==> flow/design.v <==
`timescale 1ns / 1ns
    localparam int PREGS   = 128;
    localparam int PREG_W  = $clog2(PREGS);    
    localparam int ROB_DEPTH = 16;
    localparam int ROB_PTR_W = $clog2(ROB_DEPTH);
    typedef enum logic [3:0] {
        NA,
        ADD,
        SUB,
        ANDD,
        ORR,
        RSHIFT,
        SLTIU,
        LUI
    } ALUCTRL;
    typedef enum logic [3:0] {
        NOFUNC,
        ALU,
        MEM,
        BRANCH
    } FUNCU;
    typedef enum logic {
        BHW,
        WORD
    } MEMDATATYPE;
    typedef enum logic {
        STORE,
        LOAD
    } LOADSTORE;
    typedef struct packed {
        logic [31:0] instr;
        logic [31:0] pc;
    } fetch_t;
    typedef struct packed {
        logic [31:0] instr;
        logic [31:0] pc;         
        logic [6:0]  opcode;
        logic [4:0]  rs1;        
        logic        rs1Used;
        logic [4:0]  rs2;
        logic        rs2Used;
        logic [4:0]  rd;
        logic        rdUsed;
        logic [31:0] imm;
        logic        immUsed;
        logic        spec;
        logic        lsType;     
        logic        loadStore;  
        logic        branch;
        logic        jump;
        logic        speculative;
        logic [3:0]  aluop;
        logic [3:0]  funcU;
    } decode_t;
    typedef struct packed {
        logic [PREG_W-1:0] rs1;
        logic [PREG_W-1:0] rs2;
        logic [PREG_W-1:0] rd;
        logic [PREG_W-1:0] old_rd;
        logic [4:0] arch_rd;
        logic [31:0] pc;
        logic [6:0]  opcode;
        logic [31:0] imm;
        logic        imm_used;
        logic        rd_used;
        logic [3:0]  aluop;
        logic [3:0]  funcU;
        logic [1:0]  load_store_type;    
        logic        speculative;
        logic        jump;
        logic        branch;
    } rename_t;
    typedef struct packed {
        logic        valid;
        logic        ready;
        logic [PREG_W-1:0] rs1;
        logic [PREG_W-1:0] rs2;
        logic [PREG_W-1:0] rd;
        logic [PREG_W-1:0] old_rd;
        logic [ROB_PTR_W-1:0] ROB_tag;
        logic [ROB_PTR_W-1:0] ROB_tag_clone;  
        logic [31:0] pc;
        logic [6:0]  opcode;
        logic [31:0] imm;
        logic        imm_used;
        logic        rd_used;
        logic [3:0]  aluop;
        logic [3:0]  funcU;
        logic [1:0]  load_store_type;
        logic        speculative;
        logic        jump;
        logic        branch;
        logic [31:0] rs1_val;
        logic [31:0] rs2_val;
        logic        rs1_rdy;
        logic        rs2_rdy;
        logic [6:0]  rs1_tag;    
        logic [6:0]  rs2_tag;
    } rs_entry_t;
    typedef rs_entry_t dispatch_t;
    typedef struct packed {
        logic        valid;
        logic        completed;
        logic        has_dest;
        logic [4:0]        arch_rd;
        logic [PREG_W-1:0] dest_preg;
        logic [PREG_W-1:0] old_preg;
        logic        is_branch;
        logic [31:0] pc;
    } rob_entry_t;
    typedef struct packed {
        logic [PREG_W-1:0] rd_addr;
        logic [31:0] rs1_val;
        logic rs1_used;
        logic [31:0] rs2_val;
        logic rs2_used;
        logic [31:0] imm_val;
        logic imm_used;
        logic [3:0] aluop;
        logic [ROB_PTR_W-1:0] ROB_tag;
    } alu_entry_t;
    typedef struct packed {
        logic [PREG_W-1:0] rd_addr;
        logic [31:0] rd_val;
        logic completed;
        logic [ROB_PTR_W-1:0] ROB_tag;
    } alu_out_t;
    typedef struct packed {
        logic [PREG_W-1:0] rd_addr;
        logic [31:0] rs1_val;
        logic rs1_used;
        logic [31:0] rs2_val;
        logic rs2_used;
        logic [31:0] imm_val;
        logic imm_used;
        logic jump;
        logic branch;
        logic [31:0] pc;
        logic took_branch;
        logic [ROB_PTR_W-1:0] ROB_tag;
    } branch_entry_t;
    typedef struct packed {
        logic [PREG_W-1:0] rd_addr;
        logic [31:0] rd_val;
        logic [31:0] dest_addr;
        logic branch_taken;  
        logic completed;
        logic mispredict;
        logic [ROB_PTR_W-1:0] ROB_tag;
    } branch_out_t;
    typedef struct packed {
        logic [PREG_W-1:0] rd_addr;
        logic [31:0] rs1_val;
        logic rs1_used;
        logic [31:0] rs2_val;
        logic rs2_used;
        logic [31:0] imm_val;
        logic imm_used;
        logic lsType;  
        logic loadStore;  
        logic [31:0] pc;
        logic [ROB_PTR_W-1:0] ROB_tag;
    } lsu_entry_t;
    typedef struct packed {
        logic [PREG_W-1:0] rd_addr; 
        logic [31:0] rd_val;
        logic completed;
        logic [ROB_PTR_W-1:0] ROB_tag;
    } lsu_out_t;
    typedef struct packed {
        logic [PREG_W-1:0] rd_addr;      
        logic [31:0]       rd_val;       
        logic              completed;    
        logic              mispredict;   
        logic [ROB_PTR_W-1:0] ROB_tag;  
        logic              branch_taken;  
        logic [31:0]       dest_addr;     
        logic [1:0]        src_fu;        
    } wb_packet_t;
    localparam int RS_ENTRY_W     = 204;    
    localparam int FETCH_T_W      = 64;
    localparam int DECODE_T_W     = 136;
    localparam int RENAME_T_W     = 119;
    localparam int ALU_OUT_T_W    = 44;
    localparam int BRANCH_OUT_T_W = 78;
    localparam int LSU_OUT_T_W    = 44;
`timescale 1ns / 1ns
module prioritydecoder 
#(
    parameter WIDTH = 4
)(
    input logic [WIDTH-1:0] in,
    output logic [$clog2(WIDTH)-1:0] out,
    output logic valid
);
    always_comb begin
        valid = 1'b0;
        out   = '0;
        for (int i = WIDTH-1; i >= 0; i--) begin
            if (in[i] && !valid) begin
                valid = 1'b1;
                out   = i[$clog2(WIDTH)-1:0];  
            end
        end
    end
endmodule
`timescale 1ns / 1ns
 `timescale 1ns / 1ns
module reservation_station #(
    parameter int  RS_DEPTH   = 8
)(
    input  logic      clk_i,
    input  logic      rst_i,
    input  logic      recover_i,
    input  logic      disp_valid_i,
    output logic      disp_ready_o,
    input  logic [RS_ENTRY_W-1:0] disp_entry_i,    
    output logic      issue_valid_o,
    input  logic      issue_ready_i,
    output logic [RS_ENTRY_W-1:0] issue_entry_o,   
    input  logic       cdb_valid_i,
    input  logic [6:0] cdb_tag_i
);
    logic [RS_ENTRY_W-1:0] entries [RS_DEPTH];      
    rs_entry_t rd_tmp;                  
    rs_entry_t nx_tmp;                  
    logic [RS_ENTRY_W-1:0] entries_n [RS_DEPTH];
    logic [RS_DEPTH-1:0] valid_vec;
    logic [RS_DEPTH-1:0] ready_vec;
    always_comb begin
        for (int i = 0; i < RS_DEPTH; i++) begin
            rd_tmp       = entries[i];
            valid_vec[i] = rd_tmp.valid;
            ready_vec[i] = rd_tmp.rs1_rdy & rd_tmp.rs2_rdy;  
        end
    end
    logic [RS_DEPTH-1:0] free_mask; 
    assign free_mask = ~valid_vec;
    logic [$clog2(RS_DEPTH)-1:0] free_idx;
    logic have_free;
    prioritydecoder #(.WIDTH(RS_DEPTH)) u_dec_free (
        .in   (free_mask),
        .out  (free_idx),
        .valid(have_free)
    );
    assign disp_ready_o = have_free && !recover_i;
    wire do_insert = disp_valid_i && disp_ready_o;
    logic [RS_DEPTH-1:0] issue_mask;
    assign issue_mask = valid_vec & ready_vec;
    logic [$clog2(RS_DEPTH)-1:0] issue_idx;
    logic have_issue;
    prioritydecoder #(.WIDTH(RS_DEPTH)) u_dec_issue (
        .in   (issue_mask),
        .out  (issue_idx),
        .valid(have_issue)
    );
    logic                          hold_valid;      
    rs_entry_t                      hold_entry;      
    logic [$clog2(RS_DEPTH)-1:0]    hold_idx;        
    wire cand_valid = have_issue && !recover_i;      
    wire do_issue   = issue_valid_o && issue_ready_i;  
    always_ff @(posedge clk_i or posedge rst_i) begin
        if (rst_i) begin
            hold_valid <= 1'b0;                     
            hold_entry <= '0;                       
            hold_idx   <= '0;                       
        end else if (recover_i) begin
            hold_valid <= 1'b0;
            hold_entry <= '0;
            hold_idx   <= '0;
        end else begin
            if (!hold_valid && cand_valid) begin    
                hold_valid <= 1'b1;                 
                hold_entry <= entries[issue_idx];   
                hold_idx   <= issue_idx;            
            end
            if (hold_valid && issue_ready_i) begin  
                hold_valid <= 1'b0;                 
            end
        end
    end
    assign issue_valid_o = hold_valid && !recover_i;       
    assign issue_entry_o = hold_valid ? hold_entry : '0;   
    always_comb begin
        for (int i = 0; i < RS_DEPTH; i++) begin
            nx_tmp = entries[i];
            if (cdb_valid_i && nx_tmp.valid) begin
                if (!nx_tmp.rs1_rdy && (nx_tmp.rs1_tag == cdb_tag_i))
                    nx_tmp.rs1_rdy = 1'b1;
                if (!nx_tmp.rs2_rdy && (nx_tmp.rs2_tag == cdb_tag_i))
                    nx_tmp.rs2_rdy = 1'b1;
            end
            if (do_insert && (free_idx == i)) begin
                nx_tmp       = disp_entry_i;
                nx_tmp.valid = 1'b1;
            end
            if (do_issue && !(do_insert && (hold_idx == free_idx)) && (hold_idx == i)) begin
                nx_tmp.valid   = 1'b0;
                nx_tmp.rs1_rdy = 1'b0;
                nx_tmp.rs2_rdy = 1'b0;
            end
            entries_n[i] = nx_tmp;
        end
    end
    always_ff @(posedge clk_i or posedge rst_i) begin
        if (rst_i) begin
            for (int i = 0; i < RS_DEPTH; i++) begin
                entries[i] <= '0;
            end
        end else if (recover_i) begin
            for (int i = 0; i < RS_DEPTH; i++) begin
                entries[i] <= '0;
            end
        end else begin
            for (int i = 0; i < RS_DEPTH; i++) begin
                entries[i] <= entries_n[i];
            end
        end
    end
endmodule
Step by step through the tools: reservation_station
What the tools print for reservation_station, step after step. Line numbers count from 1 in the design file above. Operators: Yosys type, input widths -> output width; for muxes data width and select width s. Cell names lack the library's common part. A cell with -- has no value.

Top: reservation_station. Clock input: clk_i. Cell library: sky130hd. Library corner: tt_025C_1v80.

Word level
Yosys after proc, flatten, opt, wreduce and memory -nomap, before mapping. Print and check cells are not counted. Equal cells are merged and count once.

For register bits after elaboration the number is 1840. For input port bits the number is 217. The figure for output and inout port bits is 206. For word-level cells the number is 361.

The figure for equal/unequal tests is 38. Under muxes and demuxes stands 121. The figure for bitwise logic cells is 10. For reductions and logical operators the number is 157.

Operators with widths (count): $mux 204 (11); $pmux 204 s8 (1); $mux 203 (8); $eq 7x7->1 (16); $reduce_bool 4->1 (24); $mux 1 (83); $logic_and 1x1->1 (63); $mux 3 (18); $eq 3x3->1 const B (12); $logic_not 1->1 (33); $reduce_and 2->1 (16); $reduce_bool 3->1 (9); $reduce_bool 2->1 (9); $eq 3x2->1 const B (6); $eq 3x1->1 const B (3); $logic_not 3->1 (3); $and 1x1->1 (8); $and 8x8->8 (1); $not 8->8 (1); $eq 3x3->1 (1).

Logic depth
Longest topological path by Yosys (ltp), each cell counted once; first at word level (registers and memories cut), then after technology mapping (sequential cells cut; the memories' decode and read muxes count).

For word-level depth the number is 31. Under ABC_AREA stands 0. Under gate-level depth with buffers stands 10. Under depth with buffers taken out stands 5.

Netlist
The flow's flattened synthesis, as Yosys stat reports it; memories are mapped. The netlist is that of the ABC_AREA named above (0 if unset); the other value can give another one.

Standard cells after synthesis: 9901. For synthesis area the number is 85321.8 um^2. Under sequential part of the area stands 46044.2 um^2. Under mapped flip-flops stands 1840. Under buffers stands 1102.

Cell types: dfrtp_1 (count 1840, total area 4.6E+04 um^2); nand2_1 (count 3434, total area 1.29E+04 um^2); a21oi_1 (count 1810, total area 9.06E+03 um^2); o221ai_1 (count 402, total area 3.52E+03 um^2); clkbuf_1 (count 788, total area 2.96E+03 um^2); a221o_1 (count 201, total area 2011.93 um^2); a21o_1 (count 201, total area 1.51E+03 um^2); a31oi_1 (count 211, total area 1.32E+03 um^2); and2_1 (count 207, total area 1.29E+03 um^2); buf_2 (count 241, total area 1.21E+03 um^2); o21ai_0 (count 205, total area 1.03E+03 um^2); xor2_1 (count 80, total area 700.672 um^2); buf_4 (count 46, total area 345.331 um^2); xnor2_1 (count 34, total area 297.786 um^2); nor4_1 (count 34, total area 212.704 um^2); nor2_1 (count 34, total area 127.622 um^2); buf_1 (count 27, total area 101.347 um^2); nand3_1 (count 19, total area 95.091 um^2).

Other cell types: 28; their cells: 87. By module: a second synthesis without flattening, with its own total; a netlist apart from the flattened one above.

The figure for cell total of the unflattened synthesis is 10291. For area (unflattened synthesis) the number is 87931.8 um^2.

Each row is one instance without its submodules.

By module: reservation_station (instances 1, cells 10269, area 87799.2 um^2, seq. area 46044.2 um^2); prioritydecoder (WIDTH=8) (instances 2, cells 11, area 66.3 um^2, seq. area 0.0 um^2).

Worst setup path after synthesis
OpenSTA on the mapped netlist: ideal clock, no wires. The path of least setup slack (recovery checks aside). Input and output delay are each 20% of the period. Register names are those of the netlist, which keeps one name where synthesis merged equal registers.

Path type: input-to-output. Start point: input port recover_i. End point: output port disp_ready_o. Clock period: 10.0 ns. Under external input delay stands 2.000 ns. The figure for output delay is 2.000 ns. Under launch time at the first pin stands 2.000 ns. Under arrival stands 2.933 ns. Data required time: 8.000 ns. The figure for setup slack is 5.067 ns. Delay of the path: 0.933 ns. Stages on the path: 4. Under buffers on the path stands 3. The entry for synthesis period reached reads 4.933 ns.

"delay of the path" = arrival - input delay + setup time. A path that ends at an output port has no setup time. "stages on the path": output pins that drive a net of the path, with the launching flip-flop's if there is one; two outputs of one cell count as two. "synthesis period reached" is the clock period less the worst setup slack; recovery checks do not enter. This is arithmetic on one report: input and output delays are still those of the set period (20% each). The rows between start and end are the longest chain of elaborated cells between them; the timing report does not say that the signal goes this way. Where chains are equally long, one stands for them. Each line given opens the expression or statement behind the cell; cells for indexed reads and writes are added by Yosys, which also makes memories of some case tables.

Cells stage by stage: clkbuf_1 > clkbuf_1 > clkbuf_1 > nor2_1. For length of the longest elaborated chain the number is 2. For elaborated cells between the ends (all ways) the number is 2. Those cells by class: reduce/logical (2).

RTL lines, path post-synthesis: from (decl) (RTL line 214) `input  logic      recover_i,`; $logic_not 1->1 (RTL line 246) `assign disp_ready_o = have_free && !recover_i;`; $logic_and 1x1->1 (RTL line 246); to (decl) (RTL line 216) `output logic      disp_ready_o,`.

Worst path after layout
Path of least setup slack in the final report of stored run 1 (OpenROAD, finished layout, wires in). Where an end is a register, its clock arrival counts in the times.

Path type: input-to-output. Start point: input port recover_i. End point: output port disp_ready_o. Clock period: 7.17 ns. Under external input delay stands 1.43 ns. The figure for output delay is 1.43 ns. Under launch time at the first pin stands 1.43 ns. Under arrival stands 4.42 ns. Data required time: 5.74 ns. The figure for setup slack is 1.31 ns. Stages on the path: 6. Under buffers on the path stands 5.

The rows between start and end are the longest chain of elaborated cells between them; the timing report does not say that the signal goes this way. Where chains are equally long, one stands for them.

Cells stage by stage: clkdlybuf4s50_1 > clkbuf_1 > clkbuf_2 > clkbuf_1 > nor2_1 > clkdlybuf4s50_1. For length of the longest elaborated chain the number is 2. For elaborated cells between the ends (all ways) the number is 2. Those cells by class: reduce/logical (2).

RTL lines, path post-layout: from (decl) (RTL line 214) `input  logic      recover_i,`; $logic_not 1->1 (RTL line 246) `assign disp_ready_o = have_free && !recover_i;`; $logic_and 1x1->1 (RTL line 246); to (decl) (RTL line 216) `output logic      disp_ready_o,`.

Module reservation_station, platform sky130hd: 3 stored runs of the flow (Yosys, OpenROAD) with differing settings, in no particular order. Input and output delays are each 20% of the period that was set; the output load is 0.01 pF. "achieved clock period" means the clock period less the worst setup slack. The figure is calculated, with input and output delays left at 20% of the set period. By "critical setup path time" is meant the share of the clock period that the worst setup path is allowed (20% is reserved at inputs, 20% at outputs), minus its slack. Clock arrival times at its registers enter into it. "total power after layout" rests on the timing tool's default activity at the inputs, not on a simulated workload.

Files of stored run 1:
==> flow/run.sh <==
#!/bin/bash
# the make line also repeats the synthesis and layout settings of config.mk as NAME=value (left out here)
make -C /OpenROAD-flow-scripts/flow DESIGN_CONFIG=/design/flow/config.mk WORK_HOME=/design/flow/orfs CLKGATE_MAP_FILE= finish
==> flow/config.mk <==
export PLATFORM = sky130hd
export DESIGN_NAME = reservation_station
export DESIGN_NICKNAME = reservation_station
export VERILOG_FILES = /design/flow/design.v
export SDC_FILE = /design/flow/constraint.sdc
export NUM_CORES = 4
export LEC_CHECK = 0
export ABC_AREA = 0
export CAP_MARGIN = 20
export CELL_PAD_IN_SITES_DETAIL_PLACEMENT = 1
export CELL_PAD_IN_SITES_GLOBAL_PLACEMENT = 1
export CORE_ASPECT_RATIO = 1.77
export CORE_MARGIN = 10
export CORE_UTILIZATION = 60
export CTS_CLUSTER_DIAMETER = 347
export CTS_CLUSTER_SIZE = 52
export GPL_ROUTABILITY_DRIVEN = 0
export GPL_TIMING_DRIVEN = 0
export HOLD_SLACK_MARGIN = 0.25
export MAX_ROUTING_LAYER = met5
export PLACE_DENSITY_LB_ADDON = 0.14
export SLEW_MARGIN = 20
==> flow/constraint.sdc <==
create_clock -name core_clock -period 7.17 [get_ports {clk_i}]
set_input_delay 1.4340 -clock core_clock [delete_from_list [all_inputs] [get_ports {clk_i}]]
set_output_delay 1.4340 -clock core_clock [all_outputs]
set_load 0.01 [all_outputs]

Results of stored run 1. The worst slack on setup checks stands at 1.315 ns. The total power after layout stands at 16.100 mW. For the utilization after routing the run shows 0.655. For the achieved clock period the run shows 5.855 ns. The total negative slack on setup checks reads 0.000 ns. For the area of the synthesized netlist the run shows 85321.8 um^2. The worst hold slack in the final report comes to 0.532 ns. The area of the standard cells in the finished layout comes to 92723.9 um^2. The critical setup path time is 2.99 ns. Type of the worst setup path: input-to-output. The area of the die comes to 158306.0 um^2.

Files of stored run 2:
==> flow/run.sh <==
#!/bin/bash
# the make line also repeats the synthesis and layout settings of config.mk as NAME=value (left out here)
make -C /OpenROAD-flow-scripts/flow DESIGN_CONFIG=/design/flow/config.mk WORK_HOME=/design/flow/orfs CLKGATE_MAP_FILE= finish
==> flow/config.mk <==
export PLATFORM = sky130hd
export DESIGN_NAME = reservation_station
export DESIGN_NICKNAME = reservation_station
export VERILOG_FILES = /design/flow/design.v
export SDC_FILE = /design/flow/constraint.sdc
export NUM_CORES = 4
export LEC_CHECK = 0
export CAP_MARGIN = 20
export CELL_PAD_IN_SITES_GLOBAL_PLACEMENT = 0
export CORE_ASPECT_RATIO = 0.75
export CORE_MARGIN = 7
export CORE_UTILIZATION = 72
export CTS_CLUSTER_SIZE = 60
export HOLD_SLACK_MARGIN = 0.13
export PLACE_DENSITY = 0.86
export SLEW_MARGIN = 15
==> flow/constraint.sdc <==
create_clock -name core_clock -period 9.21 [get_ports {clk_i}]
set_input_delay 1.8420 -clock core_clock [delete_from_list [all_inputs] [get_ports {clk_i}]]
set_output_delay 1.8420 -clock core_clock [all_outputs]
set_load 0.01 [all_outputs]

Results of stored run 2. The worst slack on setup checks stands at 3.684 ns. The total power after layout stands at 16.267 mW. For the utilization after routing the run shows 0.801. For the achieved clock period the run shows 5.526 ns. The total negative slack on setup checks reads 0.000 ns. For the area of the synthesized netlist the run shows 85321.8 um^2. The worst hold slack in the final report comes to 0.501 ns. The area of the standard cells in the finished layout comes to 94240.4 um^2. The critical setup path time is 3.68 ns. Type of the worst setup path: input-to-reg. The area of the die comes to 128436.0 um^2.

Files of stored run 3:
==> flow/run.sh <==
#!/bin/bash
# the make line also repeats the synthesis and layout settings of config.mk as NAME=value (left out here)
make -C /OpenROAD-flow-scripts/flow DESIGN_CONFIG=/design/flow/config.mk WORK_HOME=/design/flow/orfs CLKGATE_MAP_FILE= finish
==> flow/config.mk <==
export PLATFORM = sky130hd
export DESIGN_NAME = reservation_station
export DESIGN_NICKNAME = reservation_station
export VERILOG_FILES = /design/flow/design.v
export SDC_FILE = /design/flow/constraint.sdc
export NUM_CORES = 4
export LEC_CHECK = 0
export CAP_MARGIN = 20
export CORE_MARGIN = 4
export CORE_UTILIZATION = 36
export PLACE_DENSITY = 0.55
export SLEW_MARGIN = 20
==> flow/constraint.sdc <==
create_clock -name core_clock -period 5.9 [get_ports {clk_i}]
set_input_delay 1.1800 -clock core_clock [delete_from_list [all_inputs] [get_ports {clk_i}]]
set_output_delay 1.1800 -clock core_clock [all_outputs]
set_load 0.01 [all_outputs]

Results of stored run 3. The worst slack on setup checks stands at 1.115 ns. The total power after layout stands at 27.354 mW. For the utilization after routing the run shows 0.418. For the achieved clock period the run shows 4.785 ns. The total negative slack on setup checks reads 0.000 ns. For the area of the synthesized netlist the run shows 85321.8 um^2. The worst hold slack in the final report comes to 0.492 ns. The area of the standard cells in the finished layout comes to 98443.2 um^2. The critical setup path time is 3.61 ns. Type of the worst setup path: reg-to-output. The area of the die comes to 244857.0 um^2.
